==> flow/design.v <==
module AXI_MASTER(
    input ACLK,
    input ARESETN,
    input              AWREADY,
    output reg         AWVALID,
    output reg [31:0]  AWADDR,
    input              WREADY,
    output reg         WVALID,
    output reg [31:0]  WDATA,
    output reg [3:0 ]  WSTRB,
    input              BVALID,
    input      [1:0]   BRESP,
    output reg         BREADY,
    output reg         READY,
    input              ARREADY,
    output reg         ARVALID,
    output reg [31:0]  ARADDR,
    input               RREADY,
    output reg          RVALID,
    input      [31:0]   RDATA,
    input      [31:0]  C_ADRR,
    input      [31:0]  C_DATA,
    input              C_VALID,
    input              C_VALID_R,
    input      [31:0]  C_ADRR_R,
    output     [31:0]  C_DATA_READ,
    input      [3:0 ]  C_STRB
    );
    parameter   AW_IDLE     =    2'b01;
    parameter   AW_VALID    =    2'b10;
    reg      [1:0 ]  AW_STATE, AW_NEXT_STATE;
    reg      [31:0]  AW_DATA;
    always @(posedge ACLK or negedge ARESETN) begin
        if (!ARESETN) begin
            AW_STATE <= AW_IDLE;
        end
        else begin
            AW_STATE <= AW_NEXT_STATE;
        end    
    end
    always @(negedge ACLK) begin
        if (!ARESETN) begin
            AW_NEXT_STATE <= AW_IDLE;
            AWVALID       <= 0;
            AWADDR        <= 0;
        end
        else begin
            case (AW_STATE)
                AW_IDLE : begin
                    AWVALID <= 0;
                    if (C_VALID) begin
                        AW_NEXT_STATE <= AW_VALID;
                        AW_DATA <= C_ADRR;
                    end
                end
                AW_VALID : begin
                    AWVALID <= 1;
                    AWADDR <= AW_DATA;
                    if ( AWVALID && AWREADY ) begin
                        AW_NEXT_STATE <= AW_IDLE;
                         AWVALID <= 0;
                    end
                end
            endcase
        end
    end
    parameter   W_IDLE     =    2'b01;
    parameter   W_VALID    =    2'b10;
    reg      [1:0 ] W_STATE, W_NEXT_STATE;
    reg      [31:0] W_DATA;
    reg      [3: 0] W_STRB;
        always @(posedge ACLK or negedge ARESETN) begin
        if (!ARESETN) begin
            W_STATE     <= W_IDLE;
        end
        else begin
            W_STATE     <= W_NEXT_STATE;
        end    
    end
    always @(negedge ACLK) begin
        if (!ARESETN) begin
            W_NEXT_STATE <= W_IDLE;
            WVALID       <= 0;
            WDATA        <= 0;
            WSTRB        <= 0;
        end
        else begin
            case (W_STATE)
                W_IDLE : begin
                    WVALID   <= 0;
                    if (C_VALID) begin
                        W_NEXT_STATE <= W_VALID;
                        W_DATA  <= C_DATA;
                        W_STRB  <= C_STRB;
                    end
                end
                W_VALID : begin
                    WVALID   <= 1;
                    WDATA    <= W_DATA;
                    WSTRB    <= W_STRB;
                    if (WVALID && WREADY) begin
                        W_NEXT_STATE <= W_IDLE;
                        WVALID   <= 0;
                    end
                end
            endcase
        end
    end
    parameter   B_IDLE     =    2'b01;
    parameter   B_VALID    =    2'b10;
    reg      [1:0] B_STATE, B_NEXT_STATE;
    reg      [1:0] B_DATA;
    always @(posedge ACLK or negedge ARESETN) begin
        if (!ARESETN) begin
            B_STATE      <= B_IDLE;
        end
        else begin
            B_STATE      <= B_NEXT_STATE;
        end    
    end
    always @(negedge ACLK) begin
        if (!ARESETN) begin
            B_NEXT_STATE <= B_IDLE;
            BREADY       <= 0;
            READY        <= 0;
        end
        else begin
            case (B_STATE)
                B_IDLE : begin
                    BREADY   <= 0;
                    if (WVALID) begin
                        B_NEXT_STATE <= B_VALID;
                    end
                end
                B_VALID : begin
                    BREADY   <= 1;
                    if (BVALID && BREADY) begin
                        B_NEXT_STATE <= B_IDLE;
                        B_DATA       <= BRESP;
                        READY        <= 1'b1;
                    end
                end
            endcase
        end
    end
    parameter   AR_IDLE     =    2'b01;
    parameter   AR_VALID    =    2'b10;
    reg         [1:0]  AR_STATE, AR_NEXT_STATE;          
    reg         [31:0] AR_ADDR_SAVE_DATA;
    always @(posedge ACLK or negedge ARESETN) begin
        if (!ARESETN) begin
            AR_STATE <= AR_IDLE;
        end
        else begin
            AR_STATE <= AR_NEXT_STATE;
        end
    end
    always @(negedge ACLK) begin
        if (!ARESETN) begin
            AR_NEXT_STATE <= AR_IDLE;
            AR_ADDR_SAVE_DATA <= 0;
            ARVALID <= 0;
        end
        else begin
            case(AR_STATE)
                AR_IDLE : begin
                    ARVALID <= 0;
                    if(C_VALID_R) begin
                        AR_NEXT_STATE <= AR_VALID;
                        AR_ADDR_SAVE_DATA <= C_ADRR_R;
                    end
                end
                AR_VALID : begin
                    ARVALID <= 1;
                    ARADDR <= AR_ADDR_SAVE_DATA;
                    if(ARVALID && ARREADY) begin
                        AR_NEXT_STATE <= AR_IDLE;
                        ARVALID <= 0;
                    end
                end
            endcase
        end
    end
    parameter   R_IDLE      =   3'b001;
    parameter   R_VALID     =   3'b010;
    parameter   R_SAVE      =   3'b100;
    reg             [2:0]  R_STATE, R_NEXT_STATE;
    reg             [31:0] R_SAVE_DATA;
    reg             [31:0] R_MASTER_DATA;
    assign C_DATA_READ = R_MASTER_DATA;
    always @(posedge ACLK or negedge ARESETN) begin
        if(!ARESETN)begin
            R_STATE <= R_IDLE;
        end
        else begin
            R_STATE <= R_NEXT_STATE;
        end
    end
    always @(negedge ACLK) begin
        if(!ARESETN)begin
            R_NEXT_STATE <= R_IDLE;
            R_SAVE_DATA <= 0;
            RVALID <= 0;
        end
        else begin
            case(R_STATE)
                R_IDLE : begin
                    RVALID <= 0;
                    R_MASTER_DATA <= R_SAVE_DATA;
                    if(C_VALID_R) begin
                        R_NEXT_STATE <= R_VALID;
                    end
                end
                R_VALID : begin
                    RVALID <= 1;
                    if(RVALID && RREADY) begin
                        R_NEXT_STATE <= R_SAVE;
                        RVALID <= 0;
                    end
                end
                R_SAVE : begin
                    R_SAVE_DATA <= RDATA;
                    if(!RVALID) begin
                        R_NEXT_STATE <= R_IDLE;
                    end
                end
            endcase
        end
    end
endmodule
module AXI_SLAVE(
    input ACLK,
    input ARESETN,
    output reg        AWREADY,
    input             AWVALID,
    input      [31:0] AWADDR,
    output reg        WREADY,
    input             WVALID,
    input      [31:0] WDATA,
    input      [3:0 ] WSTRB,
    output reg       BVALID,
    output reg [1:0] BRESP,
    input            BREADY,
    output reg       ARREADY,
    input            ARVALID,
    input     [31:0] ARADDR,
    output reg      RREADY,
    input           RVALID,
    output  [31:0]  RDATA
    );
    parameter   AW_IDLE     =    2'b01;
    parameter   AW_VALID    =    2'b10;
    reg      [1:0 ]  AW_STATE, AW_NEXT_STATE;
    reg      [31:0]  AW_ADDR_SAVE_DATA;
    always @(posedge ACLK or negedge ARESETN) begin
        if (!ARESETN) begin
            AW_STATE <= AW_IDLE;
        end
        else begin
            AW_STATE <= AW_NEXT_STATE;
        end    
    end
    always @(negedge ACLK) begin
        if (!ARESETN) begin
            AW_NEXT_STATE <= AW_IDLE;
            AWREADY       <= 0;
            AW_ADDR_SAVE_DATA <= 0;
        end
        else begin
            case (AW_STATE)
                AW_IDLE : begin
                    AWREADY <= 0;
                    if (AWVALID) begin
                        AW_NEXT_STATE <= AW_VALID;
                    end
                end
                AW_VALID : begin
                    AWREADY <= 1;
                    if ( AWVALID && AWREADY ) begin
                        AW_NEXT_STATE <= AW_IDLE;
                        AW_ADDR_SAVE_DATA <= AWADDR;
                        AWREADY       <= 0;
                    end
                end
            endcase
        end
    end
    parameter   W_IDLE     =    3'b001;
    parameter   W_VALID    =    3'b010;
    parameter   W_SAVE     =    3'b100;
    reg      [2:0]  W_STATE, W_NEXT_STATE;
    reg      [31:0] W_SAVE_DATA;
    reg      [3:0]  W_STRB_REG;
    reg      [7:0] slave_mem [0:31];
    wire     [31:0] W_ADDR0 = AW_ADDR_SAVE_DATA;
    wire     [31:0] W_ADDR1 = AW_ADDR_SAVE_DATA + 32'd1;
    wire     [31:0] W_ADDR2 = AW_ADDR_SAVE_DATA + 32'd2;
    wire     [31:0] W_ADDR3 = AW_ADDR_SAVE_DATA + 32'd3;
        always @(posedge ACLK or negedge ARESETN) begin
            if(!ARESETN) begin
                W_STATE <= W_IDLE;
            end
            else begin
                W_STATE <= W_NEXT_STATE;
            end
        end
    always @(negedge ACLK) begin
        if (!ARESETN) begin
            W_NEXT_STATE <= W_IDLE;
            W_SAVE_DATA  <= 0;
            W_STRB_REG        <= 0;
            WREADY       <= 0;
        end
        else begin
            case (W_STATE)
                W_IDLE : begin
                    WREADY   <= 0;
                    if (WVALID) begin
                        W_NEXT_STATE <= W_VALID;
                    end
                end
                W_VALID : begin
                    WREADY   <= 1;
                    if (WVALID && WREADY) begin
                        WREADY   <= 0;
                        W_NEXT_STATE <= W_SAVE;
                        W_SAVE_DATA  <= WDATA;
                        W_STRB_REG <= WSTRB;
                    end
                end
                W_SAVE : begin
                    if(W_STRB_REG[0] && W_ADDR0 < 32) begin
                    slave_mem[W_ADDR0[4:0]] <= W_SAVE_DATA[7:0];     
                    end
                    if(W_STRB_REG[1] && W_ADDR1 < 32) begin
                    slave_mem[W_ADDR1[4:0]] <= W_SAVE_DATA[15:8];    
                    end
                    if(W_STRB_REG[2] && W_ADDR2 < 32) begin
                    slave_mem[W_ADDR2[4:0]] <= W_SAVE_DATA[23:16];   
                    end
                    if(W_STRB_REG[3] && W_ADDR3 < 32) begin
                    slave_mem[W_ADDR3[4:0]] <= W_SAVE_DATA[31:24];   
                    end
                    if (!WREADY) begin
                        W_NEXT_STATE <= W_IDLE;
                    end
                end
            endcase
        end
    end
    parameter   B_IDLE     =    2'b01;
    parameter   B_VALID    =    2'b10;
    reg      [1:0] B_STATE, B_NEXT_STATE;
    reg      [1:0] B_DATA;
    always @(posedge ACLK or negedge ARESETN) begin
        if (!ARESETN) begin
            B_STATE      <= B_IDLE;
        end
        else begin
            B_STATE      <= B_NEXT_STATE;
        end    
    end
    always @(negedge ACLK) begin
        if (!ARESETN) begin
            B_NEXT_STATE <= B_IDLE;
            BVALID       <= 0;
            B_DATA       <= 0;
            BRESP        <= 0;
        end
        else begin
            case (B_STATE)
                B_IDLE : begin
                    BVALID   <= 0;
                    if (WVALID && WREADY) begin
                        B_NEXT_STATE <= B_VALID;
                        BRESP <= 2'b00;
                    end
                end
                B_VALID : begin
                    BVALID   <= 1;
                    if (BVALID && BREADY) begin
                        B_NEXT_STATE <= B_IDLE;
                    end
                end
            endcase
        end
    end
    parameter   AR_IDLE     =   2'b01;
    parameter   AR_VALID    =   2'b10;
    reg         [1:0]  AR_STATE, AR_NEXT_STATE;
    reg         [31:0] AR_ADDR_SAVE_DATA;
    always @(posedge ACLK or negedge ARESETN) begin
        if(!ARESETN) begin
            AR_STATE <= AR_IDLE;
        end
        else begin
            AR_STATE <= AR_NEXT_STATE;
        end
    end
    always @(negedge ACLK) begin
        if(!ARESETN) begin
            AR_NEXT_STATE <= AR_IDLE;
            AR_ADDR_SAVE_DATA <= 0;
            ARREADY <= 0;
        end
        else begin
            case(AR_STATE)
                AR_IDLE : begin
                    ARREADY <= 0;
                    if(ARVALID)begin
                        AR_NEXT_STATE <= AR_VALID;
                        AR_ADDR_SAVE_DATA <= ARADDR;
                    end
                end
                AR_VALID : begin
                    ARREADY <= 1;
                    if(ARVALID && ARREADY) begin
                        AR_NEXT_STATE <= AR_IDLE;
                        ARREADY <= 0;
                    end
                end
            endcase
        end
    end
    parameter   R_IDLE      =   3'b001;
    parameter   R_VALID     =   3'b010;
    parameter   R_SAVE      =   3'b010;
    reg             [2:0]  R_STATE, R_NEXT_STATE;
    reg             [31:0] R_SAVE_DATA;
    wire     [31:0] R_ADDR0 = AR_ADDR_SAVE_DATA;
    wire     [31:0] R_ADDR1 = AR_ADDR_SAVE_DATA + 32'd1;
    wire     [31:0] R_ADDR2 = AR_ADDR_SAVE_DATA + 32'd2;
    wire     [31:0] R_ADDR3 = AR_ADDR_SAVE_DATA + 32'd3;
    wire     [7:0]  R_BYTE0 = (R_ADDR0 < 32) ? slave_mem[R_ADDR0[4:0]] : 8'd0;
    wire     [7:0]  R_BYTE1 = (R_ADDR1 < 32) ? slave_mem[R_ADDR1[4:0]] : 8'd0;
    wire     [7:0]  R_BYTE2 = (R_ADDR2 < 32) ? slave_mem[R_ADDR2[4:0]] : 8'd0;
    wire     [7:0]  R_BYTE3 = (R_ADDR3 < 32) ? slave_mem[R_ADDR3[4:0]] : 8'd0;
    assign RDATA = R_SAVE_DATA;   
    always @(posedge ACLK or negedge ARESETN) begin
        if(!ARESETN) begin
            R_STATE <= R_IDLE;
        end
        else begin
            R_STATE <= R_NEXT_STATE;
        end
    end
    always @(negedge ACLK or negedge ARESETN) begin
        if(!ARESETN) begin
            R_NEXT_STATE <= R_IDLE;
            RREADY <= 0;
        end
        else begin
            case(R_STATE)
                R_IDLE : begin
                RREADY <= 0;
                    if(RVALID) begin
                        R_NEXT_STATE <= R_VALID;
                    end
                end
                R_VALID: begin
                RREADY <= 1;
                    if (RVALID && RREADY) begin
                        R_SAVE_DATA <= {R_BYTE3, R_BYTE2, R_BYTE1, R_BYTE0};
                        RREADY <= 0;
                        R_NEXT_STATE <= R_IDLE;
                    end
                end
            endcase
        end
    end
endmodule
module AXI_LITE_PROJ #(
    parameter   ADDRESS     =   32,
    parameter   DATA_WIDTH  =   32
)
(
    input                   clk,
    input                   reset_n,
    input      [31:0]       C_ADRR,
    input      [31:0]       C_DATA,
    input                   C_VALID,
    input                   C_VALID_R,
    input      [31:0]       C_ADRR_R,
    output     [31:0]       C_DATA_READ,
    input      [3:0 ]       C_STRB,
    output reg              READY_S
);
 wire                       S_AWREADY;
 wire                       M_AWVALID;
 wire          [31: 0]      M_AWADDR;
 wire                       S_WREADY;
 wire                       M_WVALID;
 wire          [31: 0]      M_WDATA;
 wire                       S_BVALID;
 wire          [1 : 0]      S_BRESP;
 wire                       M_BREADY;
 wire                       S_ARREADY;
 wire                       M_ARVALID;
 wire          [31: 0]      M_ARADDR;
 wire                       S_RREADY;
 wire                       M_RVALID;
 wire          [31: 0]      S_RDATA;
 wire          [3 : 0]      M_WSTRB;
 wire                       READY;
always @(*) READY_S = READY;
 AXI_MASTER            AXI_M(
    .ACLK(clk),
    .ARESETN(reset_n),
    .AWREADY(S_AWREADY),
    .AWVALID(M_AWVALID),
    .AWADDR(M_AWADDR),
    .WREADY(S_WREADY),
    .WVALID(M_WVALID),
    .WDATA(M_WDATA),
    .WSTRB(M_WSTRB),
    .BVALID(S_BVALID),
    .BRESP(S_BRESP),
    .BREADY(M_BREADY),
    .READY(READY),
    .ARREADY(S_ARREADY),
    .ARVALID(M_ARVALID),
    .ARADDR(M_ARADDR),
    .RREADY(S_RREADY),
    .RVALID(M_RVALID),
    .RDATA(S_RDATA),
    .C_ADRR(C_ADRR),
    .C_DATA(C_DATA),
    .C_VALID(C_VALID),
    .C_VALID_R(C_VALID_R),
    .C_ADRR_R(C_ADRR_R),
    .C_DATA_READ(C_DATA_READ),
    .C_STRB(C_STRB)
    );
AXI_SLAVE               AXI_S(
    .ACLK(clk),
    .ARESETN(reset_n),
    .AWREADY(S_AWREADY),
    .AWVALID(M_AWVALID),
    .AWADDR(M_AWADDR),
    .WREADY(S_WREADY),
    .WVALID(M_WVALID),
    .WDATA(M_WDATA),
    .WSTRB(M_WSTRB),
    .BVALID(S_BVALID),
    .BRESP(S_BRESP),
    .BREADY(M_BREADY),
    .ARREADY(S_ARREADY),
    .ARVALID(M_ARVALID),
    .ARADDR(M_ARADDR),
    .RREADY(S_RREADY),
    .RVALID(M_RVALID),
    .RDATA(S_RDATA)
    );
endmodule
# ---- Step by step through the tools: AXI_LITE_PROJ
# Each step is given for the RTL above and for the edited RTL.
# Lines under "before" count in the file above, lines under "after" in the edited file.
# "delta" is "after" less "before", of the values as shown; "change_rel_pct" is that difference over "before", in percent.
# Operators: Yosys type, input widths -> output width; for muxes data width and select width s.
# Library cell names are shortened.
# The mark -- stands for no value.
dict set report setup {
  top {AXI_LITE_PROJ}
  clock_port {clk}
  library {sky130hd}
  pvt_corner {tt_025C_1v80}
}

# ---- Edit of the RTL
# The edit as a unified diff against the file above.
# The edit is scripted: it alters the design's behaviour and was not made to optimise anything.
# begin of diff
@@ -482,8 +482,12 @@
     input                   C_VALID_R,
     input      [31:0]       C_ADRR_R,
-    output     [31:0]       C_DATA_READ,
+    output     [31:0]       C_DATA_READ_ext,
     input      [3:0 ]       C_STRB,
     output reg              READY_S
 );
+ wire [31:0] C_DATA_READ;
+ reg [31:0] C_DATA_READ_s1;
+ always @(posedge clk) C_DATA_READ_s1 <= C_DATA_READ;
+ assign C_DATA_READ_ext = C_DATA_READ_s1;
  wire                       S_AWREADY;
  wire                       M_AWVALID;
# end of diff

# ---- After elaboration
# Source: Yosys, flattened and elaborated, memories not mapped. Widths are those after wreduce. Registers that Yosys merges into a memory's read port (data or address) are not register bits. Print and check cells do not count. Equal cells are merged and count once.
# Yosys's memory passes give these memory sizes; they may raise the number of words (mostly to a power of two), join words into wider ones and drop unused or constant bits.
# item before after delta change_rel_pct
set word_totals {}
lappend word_totals {reg_bits 421 453 32 7.60}
lappend word_totals {ramBits 256 256 0 0.00}
lappend word_totals {clocked_rd_ports_x_width 32 32 0 0.00}
lappend word_totals {mem_count 1 1 0 0.00}
lappend word_totals {inputBits 104 104 0 0.00}
lappend word_totals {elab_cells 227 228 1 0.44}
# item before after
set mem_list {}
lappend mem_list {mem_shapes {AXI_S.slave_mem 32x8 r4 w4} {AXI_S.slave_mem 32x8 r4 w4}}
# item before after delta change_rel_pct
set classes {}
lappend classes {addsub 6 6 0 0.00}
lappend classes {n_cmp 8 8 0 0.00}
lappend classes {n_eq 44 44 0 0.00}
lappend classes {muxes 78 78 0 0.00}
lappend classes {reduce_and_logical 45 45 0 0.00}
# op before after delta change_rel_pct
set op_table {}
lappend op_table {{$mux 1} 16 16 0 0.00}
lappend op_table {{$mux 5} 12 12 0 0.00}
lappend op_table {{$mux 8} 12 12 0 0.00}
lappend op_table {{$ne 2x1->1 const B} 12 12 0 0.00}
lappend op_table {{$reduce_and 3->1} 11 11 0 0.00}
lappend op_table {{$mux 2} 10 10 0 0.00}
lappend op_table {{$ne 2x2->1 const B} 10 10 0 0.00}
lappend op_table {{$pmux 1 s2} 10 10 0 0.00}
lappend op_table {{$reduce_bool 2->1} 10 10 0 0.00}
lappend op_table {{$logic_and 1x1->1} 9 9 0 0.00}
lappend op_table {{$lt 32x6->1 const B} 8 8 0 0.00}
lappend op_table {{$mux 3} 8 8 0 0.00}
lappend op_table {{$eq 2x1->1 const B} 7 7 0 0.00}
lappend op_table {{$eq 2x2->1 const B} 7 7 0 0.00}
lappend op_table {{$pmux 2 s2} 7 7 0 0.00}
lappend op_table {{$reduce_and 2->1} 7 7 0 0.00}
lappend op_table {{$add 32x2->32 const B} 4 4 0 0.00}
lappend op_table {{$logic_not 1->1} 4 4 0 0.00}
lappend op_table {{$eq 3x1->1 const B} 3 3 0 0.00}
lappend op_table {{$eq 3x2->1 const B} 3 3 0 0.00}
lappend op_table {{$add 32x1->32 const B} 2 2 0 0.00}
lappend op_table {{$eq 3x3->1 const B} 2 2 0 0.00}
lappend op_table {{$pmux 3 s3} 2 2 0 0.00}
lappend op_table {{$reduce_and 4->1} 2 2 0 0.00}
lappend op_table {{$reduce_bool 3->1} 2 2 0 0.00}
lappend op_table {{$pmux 3 s2} 1 1 0 0.00}

# ---- Depth
# Yosys ltp: most cells in a row. Word level: on the elaborated netlist, between registers, memories and ports. Mapped: between sequential cells and ports; inverters and the memories' decode and read muxes count.
# item before after delta change_rel_pct
set depth {}
lappend depth {depth_word 6 6 0 0.00}
lappend depth {ABC_AREA 0 0 -- --}
lappend depth {depth_mapped 15 16 1 6.67}
lappend depth {ltp_nobuf 11 11 0 0.00}

# ---- Synthesis result
# Source: synth_stat.txt of the flow (Yosys; design flattened, memories mapped). It holds for the ABC_AREA given above (unset counts as 0); a run with the other value may have another netlist.
# item before after delta change_rel_pct
set mapped {}
lappend mapped {stdcells 3997 4057 60 1.50}
lappend mapped {mapped_area_um2 45384.8 45307.2 -77.6 -0.17}
lappend mapped {seqArea_um2 18496.5 19137.1 640.6 3.46}
lappend mapped {ff_cells 707 739 32 4.53}
lappend mapped {n_buf 378 447 69 18.25}
# cell_type before after delta change_rel_pct
set by_type {}
lappend by_type {o32ai_1 1 217 216 21600.00}
lappend by_type {a21oi_1 169 253 84 49.70}
lappend by_type {nand2_1 558 477 -81 -14.52}
lappend by_type {mux2i_1 446 366 -80 -17.94}
lappend by_type {o22ai_1 77 5 -72 -93.51}
lappend by_type {clkbuf_1 268 339 71 26.49}
lappend by_type {a21boi_0 104 169 65 62.50}
lappend by_type {mux2_1 55 0 -55 -100.00}
lappend by_type {o221a_1 80 27 -53 -66.25}
lappend by_type {nand3_1 73 120 47 64.38}
lappend by_type {nor2_1 156 117 -39 -25.00}
lappend by_type {dfxtp_1 262 294 32 12.21}
lappend by_type {nor3_1 65 90 25 38.46}
lappend by_type {nor2b_1 53 78 25 47.17}
lappend by_type {a21o_1 25 1 -24 -96.00}
lappend by_type {mux2_2 27 10 -17 -62.96}
lappend by_type {and2_1 37 21 -16 -43.24}
lappend by_type {a221oi_1 18 3 -15 -83.33}
# Not every row of either side is listed.
# By module: a second synthesis without flattening, with its own total; a netlist apart from the flattened one above.
# item before after delta change_rel_pct
set unflattened {}
lappend unflattened {cells_unflattened 4262 4294 32 0.75}
lappend unflattened {area_unflattened_um2 45692.6 46333.2 640.6 1.40}
# Rows give one instance, submodules left out.
# module instances cells area_um2
set modules_before {}
lappend modules_before {AXI_SLAVE 1 3522 35943.2}
lappend modules_before {AXI_MASTER 1 740 9749.4}
lappend modules_before {AXI_LITE_PROJ 1 0 0.0}
# module instances cells area_um2
set modules_after {}
lappend modules_after {AXI_SLAVE 1 3522 35943.2}
lappend modules_after {AXI_MASTER 1 740 9749.4}
lappend modules_after {AXI_LITE_PROJ 1 32 640.6}

# ---- Flow runs
# Runs of the flow (Yosys, OpenROAD) on both versions; the two runs of a pair have the same settings. The constraints put input and output delay at 20% of the set period each and load the outputs with 0.01 pF.
dict set report settings_pair_A {
  CORE_UTILIZATION 40
  PLACE_DENSITY 0.6
  period_ns 9.48
  CAP_MARGIN 20
  CORE_MARGIN 2
  SLEW_MARGIN 20
}
# item before after delta change_rel_pct
set results_pair_A {}
lappend results_pair_A {post_synth_area_um2 45384.8 45307.2 -77.6 -0.17}
lappend results_pair_A {die_area_um2 116172.0 115978.0 -194.0 -0.17}
lappend results_pair_A {post_route_stdcell_area_um2 55413.1 54991.5 -421.6 -0.76}
lappend results_pair_A {fin_util_pct 49.3 48.9 -0.4 --}
lappend results_pair_A {timing.setup.ws_ns 0.436 0.447 0.011 --}
lappend results_pair_A {fin_tns_ns 0.000 0.000 0.000 --}
lappend results_pair_A {hold_worst_slack_ns 0.416 0.417 0.001 --}
lappend results_pair_A {total_power_uw 8551 8971 420 4.91}
dict set report settings_pair_B {
  ABC_AREA 1
  CAP_MARGIN 10
  CELL_PAD_IN_SITES_DETAIL_PLACEMENT 1
  CELL_PAD_IN_SITES_GLOBAL_PLACEMENT 3
  CORE_MARGIN 4
  CORE_UTILIZATION 41
  CTS_CLUSTER_DIAMETER 300
  GPL_TIMING_DRIVEN 1
  HOLD_SLACK_MARGIN -0.03
  PLACE_DENSITY 0.53
  TNS_END_PERCENT 80
  period_ns 12.1
  SLEW_MARGIN 20
}
# item before after delta change_rel_pct
set results_pair_B {}
lappend results_pair_B {post_synth_area_um2 49726.4 48161.2 -1565.2 -3.15}
lappend results_pair_B {die_area_um2 126921.0 123015.0 -3906.0 -3.08}
lappend results_pair_B {post_route_stdcell_area_um2 57357.5 55989.9 -1367.6 -2.38}
lappend results_pair_B {fin_util_pct 47.7 48.1 0.4 --}
lappend results_pair_B {timing.setup.ws_ns 1.091 1.295 0.204 --}
lappend results_pair_B {fin_tns_ns 0.000 0.000 0.000 --}
lappend results_pair_B {hold_worst_slack_ns 0.410 0.402 -0.008 --}
lappend results_pair_B {total_power_uw 8082 8449 367 4.54}
# "total_power_uw" rests on the timing tool's default activity at the inputs, not on a simulated workload.
